==> flow/design.v <==
module p_datapath
	(clk, counter, data_ina, data_inb, data_rdy,key_ina, key_inb, cipher_out);
input clk, data_ina, data_inb;
input [1:0] data_rdy;
input [7:0] counter;
input [63:0] key_ina, key_inb;	
output [127:0] cipher_out;
wire [63:0] Xout_a, Xout_b, Yout_a, Yout_b;
data_share2 share_a(.clk(clk), .data_rdy(data_rdy), .counter(counter[0]), .data_in(data_ina), 
						 .key_in(key_ina), .X_out(Xout_a), .Y_out(Yout_a), .Y_in(Yout_b));				 
data_share2 share_b(.clk(clk), .data_rdy(data_rdy), .counter(counter[0]), .data_in(data_inb), 
						 .key_in(key_inb), .X_out(Xout_b), .Y_out(Yout_b), .Y_in(Yout_a));
wire [127:0] res1, res2;
reg sel1, sel2;
always @(*) begin
	if (134 <= counter) begin
		sel1 <= 1;
		sel2 <= 1;
	end
	else begin		
		sel1 <= 0;
		sel2 <= 0;
	end
end
quick_mux_128 SHARE_A_OUT_MUX_128( .in1({Xout_a, Yout_a}), .in2(128'd0), .out(res1), .sel(sel1) );
quick_mux_128 SHARE_B_OUT_MUX_128( .in1({Xout_b, Yout_b}), .in2(128'd0), .out(res2), .sel(sel2) );
assign cipher_out = res1 ^ res2;
endmodule  
module data_share2(clk, data_rdy, counter, data_in,key_in, X_out, Y_out, Y_in);
input clk, counter, data_in;
input [63:0] key_in;
input [1:0] data_rdy;	
input [63:0] Y_in;
output [63:0] X_out, Y_out;
reg [63:0] X, Y;
wire [63:0] XL1_1, XL2_1, XL8_1;
assign XL1_1 = {X[62:0], X[63]}; 
assign XL2_1 = {X[61:0], X[63:62]}; 
assign XL8_1 = {X[55:0], X[63:56]}; 
wire [63:0] YL1_1, YL8_2;
assign YL1_1 = {Y[62:0], Y[63]}; 
assign YL8_2 = {Y_in[55:0], Y_in[63:56]}; 
wire [63:0] sout1, sout2;
sub1 s1(Y, XL2_1, XL8_1, XL1_1, sout1);
sub1 s2(X, key_in, YL1_1, YL8_2, sout2);
always@(posedge clk)
begin
   if(data_rdy ==1) begin
		{X, Y} <= {data_in, X, Y[63:1]};
	end
	else if(data_rdy ==3) begin			
		if (counter == 1'b0) begin							
			X <= sout1 ;
			Y <= X;
		end
		else begin
			X <= sout2;
		end
	end
end
assign X_out = X;
assign Y_out = Y;
endmodule
module sub1(i1, i2, i3, i4, o1);
input [63:0] i1, i2, i3, i4;
output [63:0] o1;
wire [63:0] andout;
and4 a1(i3[3:0], i4[3:0], andout[3:0]);
and4 a2(i3[7:4], i4[7:4], andout[7:4]);
and4 a3(i3[11:8], i4[11:8], andout[11:8]);
and4 a4(i3[15:12], i4[15:12], andout[15:12]);
and4 a5(i3[19:16], i4[19:16], andout[19:16]);
and4 a6(i3[23:20], i4[23:20], andout[23:20]);
and4 a7(i3[27:24], i4[27:24], andout[27:24]);
and4 a8(i3[31:28], i4[31:28], andout[31:28]);
and4 a9(i3[35:32], i4[35:32], andout[35:32]);
and4 a10(i3[39:36], i4[39:36], andout[39:36]);
and4 a11(i3[43:40], i4[43:40], andout[43:40]);
and4 a12(i3[47:44], i4[47:44], andout[47:44]);
and4 a13(i3[51:48], i4[51:48], andout[51:48]);
and4 a14(i3[55:52], i4[55:52], andout[55:52]);
and4 a15(i3[59:56], i4[59:56], andout[59:56]);
and4 a16(i3[63:60], i4[63:60], andout[63:60]);
assign o1 = i1 ^ i2 ^ andout;
endmodule
module and4(a1, a2, andout);
input [3:0] a1,a2;
output [3:0] andout;
assign andout = a1 & a2;
endmodule
module quick_mux_128(in1, in2, out, sel);
input [127:0] in1,in2;
input sel;
output [127:0] out;
assign out = sel?(in1):in2;
endmodule	
`timescale 1ns / 1ps
module p_keysch10(clk, counter, data_in, data_rdy, key_out);
input clk, data_in;
input [1:0] data_rdy;
input [7:0] counter;
output [63:0] key_out;
reg [63:0] KX, KY;
localparam [0:67] Z = 68'b10101111011100000011010010011000101000010001111110010110110011101011;
localparam [63:0] c = 64'hfffffffffffffffc;
always@(posedge clk)
begin
	if(data_rdy == 2) begin
		{KX, KY} <= {data_in, KX, KY[63:1]};
	end
	else if(data_rdy == 3) begin
		if(counter[0] == 1'b1) begin
			KX <= c ^ Z[counter[7:1]] ^ KY ^ {KX[2:0],KX[63:3]} ^ {KX[3:0],KX[63:4]};
			KY <= KX;
		end
	end
end
assign key_out = KY ;
endmodule
`timescale 1ns / 1ps
module p_keysch11(clk, counter, data_in, data_rdy, key_out);
input clk, data_in;
input [1:0] data_rdy;
input [7:0] counter;
output [63:0] key_out;
reg [63:0] KX, KY;
always@(posedge clk)
begin
	if(data_rdy ==2) begin
		{KX, KY} <= {data_in, KX, KY[63:1]};
	end
	else if(data_rdy ==3) begin
		if(counter[0] == 1'b1) begin
			KX <= KY ^ {KX[2:0],KX[63:3]} ^ {KX[3:0],KX[63:4]};
			KY <= KX;
		end
	end
end
assign key_out = KY ;
endmodule
`timescale 1ns / 1ps
module simon2share(clk, data_ina, data_inb, data_rdy, cipher_out, Done);
input clk;
input data_ina, data_inb;
input [1:0] data_rdy;
output [127:0] cipher_out;
output reg Done;
reg [7:0] counter;
wire [63:0] keya, keyb;
always@(posedge clk)
begin
	if(data_rdy==0) begin
		counter <= 0;
	end
	else if(data_rdy ==3) begin			
		counter <= counter + 1;
	end
end
always @(posedge clk) begin
	if(data_rdy == 3 && (counter == 135))
		Done <= 1;			
	else
		Done <= 0;
end
p_datapath mydatapath(.clk(clk), .counter(counter), 
							 .data_ina(data_ina), .data_inb(data_inb),
							 .data_rdy(data_rdy), 
							 .key_ina(keya), .key_inb(keyb), 
							 .cipher_out(cipher_out));
p_keysch10 mykeysch_a(.clk(clk), .counter(counter), 
							 .data_in(data_ina), .data_rdy(data_rdy), .key_out(keya));
p_keysch11 mykeysch_b(.clk(clk), .counter(counter), 
							 .data_in(data_inb), .data_rdy(data_rdy), .key_out(keyb));						 
endmodule
== Reports on simon2share ==
Tool output for the design above before and after an edit, in the order of the flow.
Lines under "before" count in the file above, lines under "after" in the edited file.
"change": "after" minus "before" as printed here. "rel. change": 100 x difference / "before".
The mark n/a stands for no value.

* Design top: simon2share
* Clock: clk
* Standard-cell library: sky130hd
* Library corner: tt_025C_1v80

== The edit ==
Unified diff, file above to edited file.
The edit is scripted: it alters the design's behaviour and was not made to optimise anything.

<pre>
@@ -92,5 +92,5 @@
 input [127:0] in1,in2;
 input sel;
-output [127:0] out;
+output [126:0] out;
 assign out = sel?(in1):in2;
 endmodule	
</pre>

== Word level ==
Yosys after proc, flatten, opt, wreduce and memory -nomap, before mapping. Memory bits, and registers merged into a memory's read port (data or address), are not among the register bits. Print and check cells are not counted. Equal cells are merged and count once.

{| class="wikitable"
|+ Word-level totals
! what !! before !! after !! change !! rel. change (%)
|-
| flip-flop bits (word level) || 521 || 521 || 0 || 0.00
|-
| bits of input ports || 5 || 5 || 0 || 0.00
|-
| output and inout port bits || 129 || 129 || 0 || 0.00
|-
| cells after elaboration || 132 || 132 || 0 || 0.00
|}

{| class="wikitable"
|+ Cells by class
! what !! before !! after !! change !! rel. change (%)
|-
| $add $sub $neg || 2 || 2 || 0 || 0.00
|-
| $lt $le $gt $ge || 1 || 1 || 0 || 0.00
|-
| equal/unequal tests || 5 || 5 || 0 || 0.00
|-
| shifts and indexed selects || 1 || 1 || 0 || 0.00
|-
| multiplexer cells || 28 || 28 || 0 || 0.00
|-
| bitwise logic cells || 78 || 78 || 0 || 0.00
|-
| reduce/logical cells || 7 || 7 || 0 || 0.00
|}

{| class="wikitable"
|+ Operator list
! operator !! before !! after !! change !! rel. change (%)
|-
| 128-bit two-way mux || 2 || 0 || -2 || -100.00
|-
| 127-bit two-way mux || 0 || 2 || +2 || n/a
|-
| 128-bit bitwise XOR || 1 || 0 || -1 || -100.00
|-
| 127-bit bitwise XOR || 0 || 1 || +1 || n/a
|}

Operator kinds equal on both sides are left out: 16.

== Depth ==
Longest topological path by Yosys (ltp), each cell counted once; first at word level (registers and memories cut), then after technology mapping (sequential cells cut; the memories' decode and read muxes count).

{| class="wikitable"
|+ Depth
! what !! before !! after !! change !! rel. change (%)
|-
| word-level depth || 8 || 8 || 0 || 0.00
|-
| ABC_AREA || 0 || 0 || n/a || n/a
|-
| mapped depth || 11 || 9 || -2 || -18.18
|}

== After synthesis ==
Yosys stat after the flow's synthesis: flattened, memories mapped to cells. It holds for the ABC_AREA given above (unset counts as 0); a run with the other value may have another netlist.

{| class="wikitable"
|+ Cells by type
! cell type !! before !! after !! change !! rel. change (%)
|-
| sky130_fd_sc_hd__nand2_1 || 843 || 1224 || +381 || +45.20
|-
| sky130_fd_sc_hd__mux2_2 || 128 || 0 || -128 || -100.00
|-
| sky130_fd_sc_hd__clkbuf_1 || 250 || 266 || +16 || +6.40
|-
| sky130_fd_sc_hd__buf_2 || 19 || 14 || -5 || -26.32
|-
| sky130_fd_sc_hd__buf_6 || 1 || 4 || +3 || +300.00
|-
| sky130_fd_sc_hd__xor2_1 || 196 || 194 || -2 || -1.02
|-
| sky130_fd_sc_hd__buf_1 || 9 || 7 || -2 || -22.22
|-
| sky130_fd_sc_hd__inv_1 || 3 || 5 || +2 || +66.67
|-
| sky130_fd_sc_hd__a311oi_1 || 2 || 0 || -2 || -100.00
|-
| sky130_fd_sc_hd__nor3b_1 || 2 || 0 || -2 || -100.00
|-
| sky130_fd_sc_hd__and3b_1 || 0 || 2 || +2 || n/a
|-
| sky130_fd_sc_hd__buf_4 || 0 || 2 || +2 || n/a
|-
| sky130_fd_sc_hd__nor4b_1 || 0 || 2 || +2 || n/a
|-
| sky130_fd_sc_hd__nor2_1 || 326 || 327 || +1 || +0.31
|-
| sky130_fd_sc_hd__o21ai_0 || 199 || 200 || +1 || +0.50
|-
| sky130_fd_sc_hd__a21oi_1 || 191 || 192 || +1 || +0.52
|-
| sky130_fd_sc_hd__nand3_1 || 5 || 6 || +1 || +20.00
|-
| sky130_fd_sc_hd__nor2b_1 || 3 || 4 || +1 || +33.33
|}

Cell types equal on both sides are left out: 17.
Not every row of either side is listed.

{| class="wikitable"
|+ Synthesis totals
! what !! before !! after !! change !! rel. change (%)
|-
| standard cells after synthesis || 3439 || 3714 || +275 || +8.00
|-
| mapped area (sq um) || 32700.1 || 32805.2 || +105.1 || +0.32
|-
| flip-flops || 521 || 521 || 0 || 0.00
|-
| buffer cells || 279 || 293 || +14 || +5.02
|}

The figures by module come from a second, unflattened synthesis with its own total; it is not the netlist above.

{| class="wikitable"
|+ Unflattened totals
! what !! before !! after !! change !! rel. change (%)
|-
| cells (unflattened synthesis) || 2656 || 2654 || -2 || -0.08
|-
| area (unflattened synthesis) (sq um) || 39329.0 || 39377.8 || +48.8 || +0.12
|}

Each row is one instance without its submodules.

{| class="wikitable"
|+ By module, before
! module !! times used !! cells !! area (sq um) !! seq. area (sq um)
|-
| data_share2 || 2 || 344 || 6354.8 || 3843.7
|-
| p_keysch11 || 1 || 337 || 7390.8 || 3843.7
|-
| p_keysch10 || 1 || 650 || 6692.7 || 3843.7
|-
| sub1 || 4 || 64 || 1521.5 || 0.0
|-
| quick_mux_128 || 2 || 142 || 1619.1 || 0.0
|-
| and4 || 64 || 4 || 25.0 || 0.0
|-
| p_datapath || 1 || 132 || 1148.6 || 0.0
|-
| simon2share || 1 || 53 || 461.7 || 180.2
|}

{| class="wikitable"
|+ By module, after
! module !! times used !! cells !! area (sq um) !! seq. area (sq um)
|-
| data_share2 || 2 || 344 || 6354.8 || 3843.7
|-
| p_keysch11 || 1 || 337 || 7390.8 || 3843.7
|-
| p_keysch10 || 1 || 650 || 6692.7 || 3843.7
|-
| sub1 || 4 || 64 || 1521.5 || 0.0
|-
| quick_mux_128 || 2 || 141 || 1644.1 || 0.0
|-
| and4 || 64 || 4 || 25.0 || 0.0
|-
| p_datapath || 1 || 132 || 1147.4 || 0.0
|-
| simon2share || 1 || 53 || 461.7 || 180.2
|}

== Worst setup path after synthesis ==
Path of least setup slack by OpenSTA after synthesis, without wires, with an ideal clock, recovery checks aside; 20% of the period is set as input and as output delay. Where synthesis merged equal registers, the netlist keeps one of their names.

{| class="wikitable"
|+ Path after synthesis
! what !! before !! after !! change !! rel. change (%)
|-
| path kind || input to register || input to register || n/a || n/a
|-
| start point || input data_rdy[1] || input data_rdy[1] || n/a || n/a
|-
| end point || register mykeysch_a.KX[0] || register mykeysch_a.KX[0] || n/a || n/a
|-
| clock period (ps) || 5000 || 5000 || 0 || 0.00
|-
| external input delay (ps) || 1000 || 1000 || 0 || 0.00
|-
| setup time (ps) || 1262 || 1262 || 0 || n/a
|-
| arrival (ps) || 19706 || 19705 || -1 || -0.01
|-
| setup slack (ps) || -15968 || -15967 || +1 || n/a
|-
| path delay (ps) || 19968 || 19967 || -1 || -0.01
|-
| stages on the path || 2 || 2 || 0 || 0.00
|-
| buffers on the path || 1 || 1 || 0 || 0.00
|-
| synthesis period reached (ps) || 20968 || 20967 || -1 || 0.00
|}

"path delay" = arrival - input delay + setup time.
"stages on the path" counts driving pins, that of a launching flip-flop among them; a cell with two outputs on the path counts twice.
"synthesis period reached" = period - worst setup slack (recovery checks aside). The figure is calculated, with input and output delays left at 20% of the set period.
The rows between start and end are the longest chain of elaborated cells between them; the timing report does not say that the signal goes this way. Where chains are equally long, one stands for them.
A line is the first line of the expression or statement that the cell stems from. Yosys adds cells for indexed reads and writes and turns some case tables into memories.
before: Only ways into the end's enable, where the timed path ends, are counted here.

On the way, after synthesis, before:
* Path through: sky130_fd_sc_hd__clkbuf_1 sky130_fd_sc_hd__a21boi_0
* Length of the longest elaborated chain: 3
* Elaborated cells between the ends (all ways): 5
* Classes of those cells: eq/ne: 2; reduce/logical: 3

{| class="wikitable"
|+ RTL lines, path after synthesis, before
! what !! line !! text
|-
| from (decl) || 145 || <nowiki>input [1:0] data_rdy;</nowiki>
|-
| 2-bit == test || 111 || <nowiki>else if(data_rdy == 3) begin</nowiki>
|-
| 2-bit nonzero test || n/a ||
|-
| 2-bit AND reduction || n/a ||
|-
| to (assign) || 113 || <nowiki>KX <= c ^ Z[counter[7:1]] ^ KY ^ {KX[2:0],KX[63:3]} ^ {KX[3:0],KX[63:4]};</nowiki>
|-
| to (decl) || 103 || <nowiki>reg [63:0] KX, KY;</nowiki>
|}

after: Only ways into the end's enable, where the timed path ends, are counted here.

On the way, after synthesis, after:
* Path through: sky130_fd_sc_hd__clkbuf_1 sky130_fd_sc_hd__a21boi_0
* Length of the longest elaborated chain: 3
* Elaborated cells between the ends (all ways): 5
* Classes of those cells: eq/ne: 2; reduce/logical: 3

{| class="wikitable"
|+ RTL lines, path after synthesis, after
! what !! line !! text
|-
| from (decl) || 145 || <nowiki>input [1:0] data_rdy;</nowiki>
|-
| 2-bit == test || 111 || <nowiki>else if(data_rdy == 3) begin</nowiki>
|-
| 2-bit nonzero test || n/a ||
|-
| 2-bit AND reduction || n/a ||
|-
| to (assign) || 113 || <nowiki>KX <= c ^ Z[counter[7:1]] ^ KY ^ {KX[2:0],KX[63:3]} ^ {KX[3:0],KX[63:4]};</nowiki>
|-
| to (decl) || 103 || <nowiki>reg [63:0] KX, KY;</nowiki>
|}

== Path in the finished layout ==
Path of least setup slack in the final report of the runs of pair A (OpenROAD, finished layout, wires in). Where an end is a register, its clock arrival counts in the times.
The path's times are printed in steps of 10 ps; the period is the one set.

{| class="wikitable"
|+ Path after layout
! what !! before !! after !! change !! rel. change (%)
|-
| path kind || register to output || register to output || n/a || n/a
|-
| start point || register counter[0] || register counter[3] || n/a || n/a
|-
| end point || output cipher_out[99] || output cipher_out[33] || n/a || n/a
|-
| clock period (ps) || 4500 || 4500 || 0 || 0.00
|-
| output delay (ps) || 900 || 900 || 0 || 0.00
|-
| arrival (ps) || 3170 || 3140 || -30 || -0.95
|-
| setup slack (ps) || 430 || 460 || +30 || n/a
|-
| stages on the path || 9 || 6 || -3 || -33.33
|-
| buffers on the path || 2 || 2 || 0 || 0.00
|}

The rows between start and end are the longest chain of elaborated cells between them; the timing report does not say that the signal goes this way. Where chains are equally long, one stands for them.

On the way, after layout, before:
* Path through: sky130_fd_sc_hd__dfxtp_4 sky130_fd_sc_hd__inv_1 sky130_fd_sc_hd__ha_1 sky130_fd_sc_hd__o21ai_0 sky130_fd_sc_hd__nand2_1 sky130_fd_sc_hd__nand2_4 sky130_fd_sc_hd__buf_12 sky130_fd_sc_hd__nor2_1 sky130_fd_sc_hd__clkdlybuf4s50_1
* Length of the longest elaborated chain: 4
* Elaborated cells between the ends (all ways): 5
* RTL lines with such cells: 3
* Classes of those cells: compare: 1; mux: 3; logic: 1

{| class="wikitable"
|+ RTL lines, path after layout, before
! what !! line !! text
|-
| from (decl) || 148 || <nowiki>reg [7:0] counter;</nowiki>
|-
| from (assign) || 153 || <nowiki>counter <= 0;</nowiki>
|-
| from (assign) || 156 || <nowiki>counter <= counter + 1;</nowiki>
|-
| 8-bit less-or-equal comparator || 16 || <nowiki>if (134 <= counter) begin</nowiki>
|-
| 1-bit two-way mux || 16 ||
|-
| 128-bit two-way mux || 95 || <nowiki>assign out = sel?(in1):in2;</nowiki>
|-
| 128-bit bitwise XOR || 27 || <nowiki>assign cipher_out = res1 ^ res2;</nowiki>
|-
| to (decl) || 146 || <nowiki>output [127:0] cipher_out;</nowiki>
|}

On the way, after layout, after:
* Path through: sky130_fd_sc_hd__dfxtp_1 sky130_fd_sc_hd__or4_4 sky130_fd_sc_hd__o21ai_4 sky130_fd_sc_hd__buf_4 sky130_fd_sc_hd__nor2_1 sky130_fd_sc_hd__clkdlybuf4s50_1
* Length of the longest elaborated chain: 4
* Elaborated cells between the ends (all ways): 5
* RTL lines with such cells: 3
* Classes of those cells: compare: 1; mux: 3; logic: 1

{| class="wikitable"
|+ RTL lines, path after layout, after
! what !! line !! text
|-
| from (decl) || 148 || <nowiki>reg [7:0] counter;</nowiki>
|-
| from (assign) || 153 || <nowiki>counter <= 0;</nowiki>
|-
| from (assign) || 156 || <nowiki>counter <= counter + 1;</nowiki>
|-
| 8-bit less-or-equal comparator || 16 || <nowiki>if (134 <= counter) begin</nowiki>
|-
| 1-bit two-way mux || 16 ||
|-
| 127-bit two-way mux || 95 || <nowiki>assign out = sel?(in1):in2;</nowiki>
|-
| 127-bit bitwise XOR || 27 || <nowiki>assign cipher_out = res1 ^ res2;</nowiki>
|-
| to (decl) || 146 || <nowiki>output [127:0] cipher_out;</nowiki>
|}

== Measured runs ==
Runs of the flow (Yosys, OpenROAD) on both versions; the two runs of a pair have the same settings. The constraints put input and output delay at 20% of the set period each and load the outputs with 0.01 pF.

Settings, pair A:
* CORE_UTILIZATION: 40
* PLACE_DENSITY: 0.6
* period_ns: 4.5
* CAP_MARGIN: 20
* CORE_MARGIN: 2
* SLEW_MARGIN: 20

{| class="wikitable"
|+ Final reports, pair A
! what !! before !! after !! change !! rel. change (%)
|-
| cell area after synthesis (sq um) || 32700.1 || 32805.2 || +105.1 || +0.32
|-
| area of the die (sq um) || 84053.6 || 84320.5 || +266.9 || +0.32
|-
| std-cell area (final layout) (sq um) || 36797.8 || 36836.6 || +38.8 || +0.11
|-
| utilization of the finished layout || 0.456 || 0.452 || -0.004 || n/a
|-
| worst setup slack after layout (ps) || 429 || 459 || +30 || n/a
|-
| post-route setup TNS (ps) || 0 || 0 || 0 || n/a
|-
| worst hold slack in the final report (ps) || 608 || 470 || -138 || n/a
|-
| total power of the final layout (W) || 0.022994 || 0.018199 || -0.004795 || -20.85
|-
| period reached (ps) || 4071 || 4041 || -30 || -0.74
|}

Settings, pair B:
* ABC_AREA: 1
* CORE_ASPECT_RATIO: 1.05
* CORE_UTILIZATION: 15
* CTS_CLUSTER_SIZE: 68
* GPL_ROUTABILITY_DRIVEN: 1
* TNS_END_PERCENT: 35
* period_ns: 5.67
* CAP_MARGIN: 20
* CORE_MARGIN: 2
* SLEW_MARGIN: 20

{| class="wikitable"
|+ Final reports, pair B
! what !! before !! after !! change !! rel. change (%)
|-
| cell area after synthesis (sq um) || 33455.8 || 33074.2 || -381.6 || -1.14
|-
| area of the die (sq um) || 226834.0 || 224268.0 || -2566.0 || -1.13
|-
| std-cell area (final layout) (sq um) || 39432.8 || 39165.1 || -267.7 || -0.68
|-
| utilization of the finished layout || 0.178 || 0.179 || +0.001 || n/a
|-
| worst setup slack after layout (ps) || 903 || 1134 || +231 || n/a
|-
| post-route setup TNS (ps) || 0 || 0 || 0 || n/a
|-
| worst hold slack in the final report (ps) || 507 || 519 || +12 || n/a
|-
| total power of the final layout (W) || 0.016039 || 0.016132 || +0.000093 || +0.58
|-
| period reached (ps) || 4767 || 4536 || -231 || -4.85
|}

"period reached": clock period set for the run, less the worst setup slack. It is reckoned from that one timing run; input and output delays stay at 20% of the period that was set.
"total power of the final layout" is the tool's figure for a default switching activity; nothing was simulated.
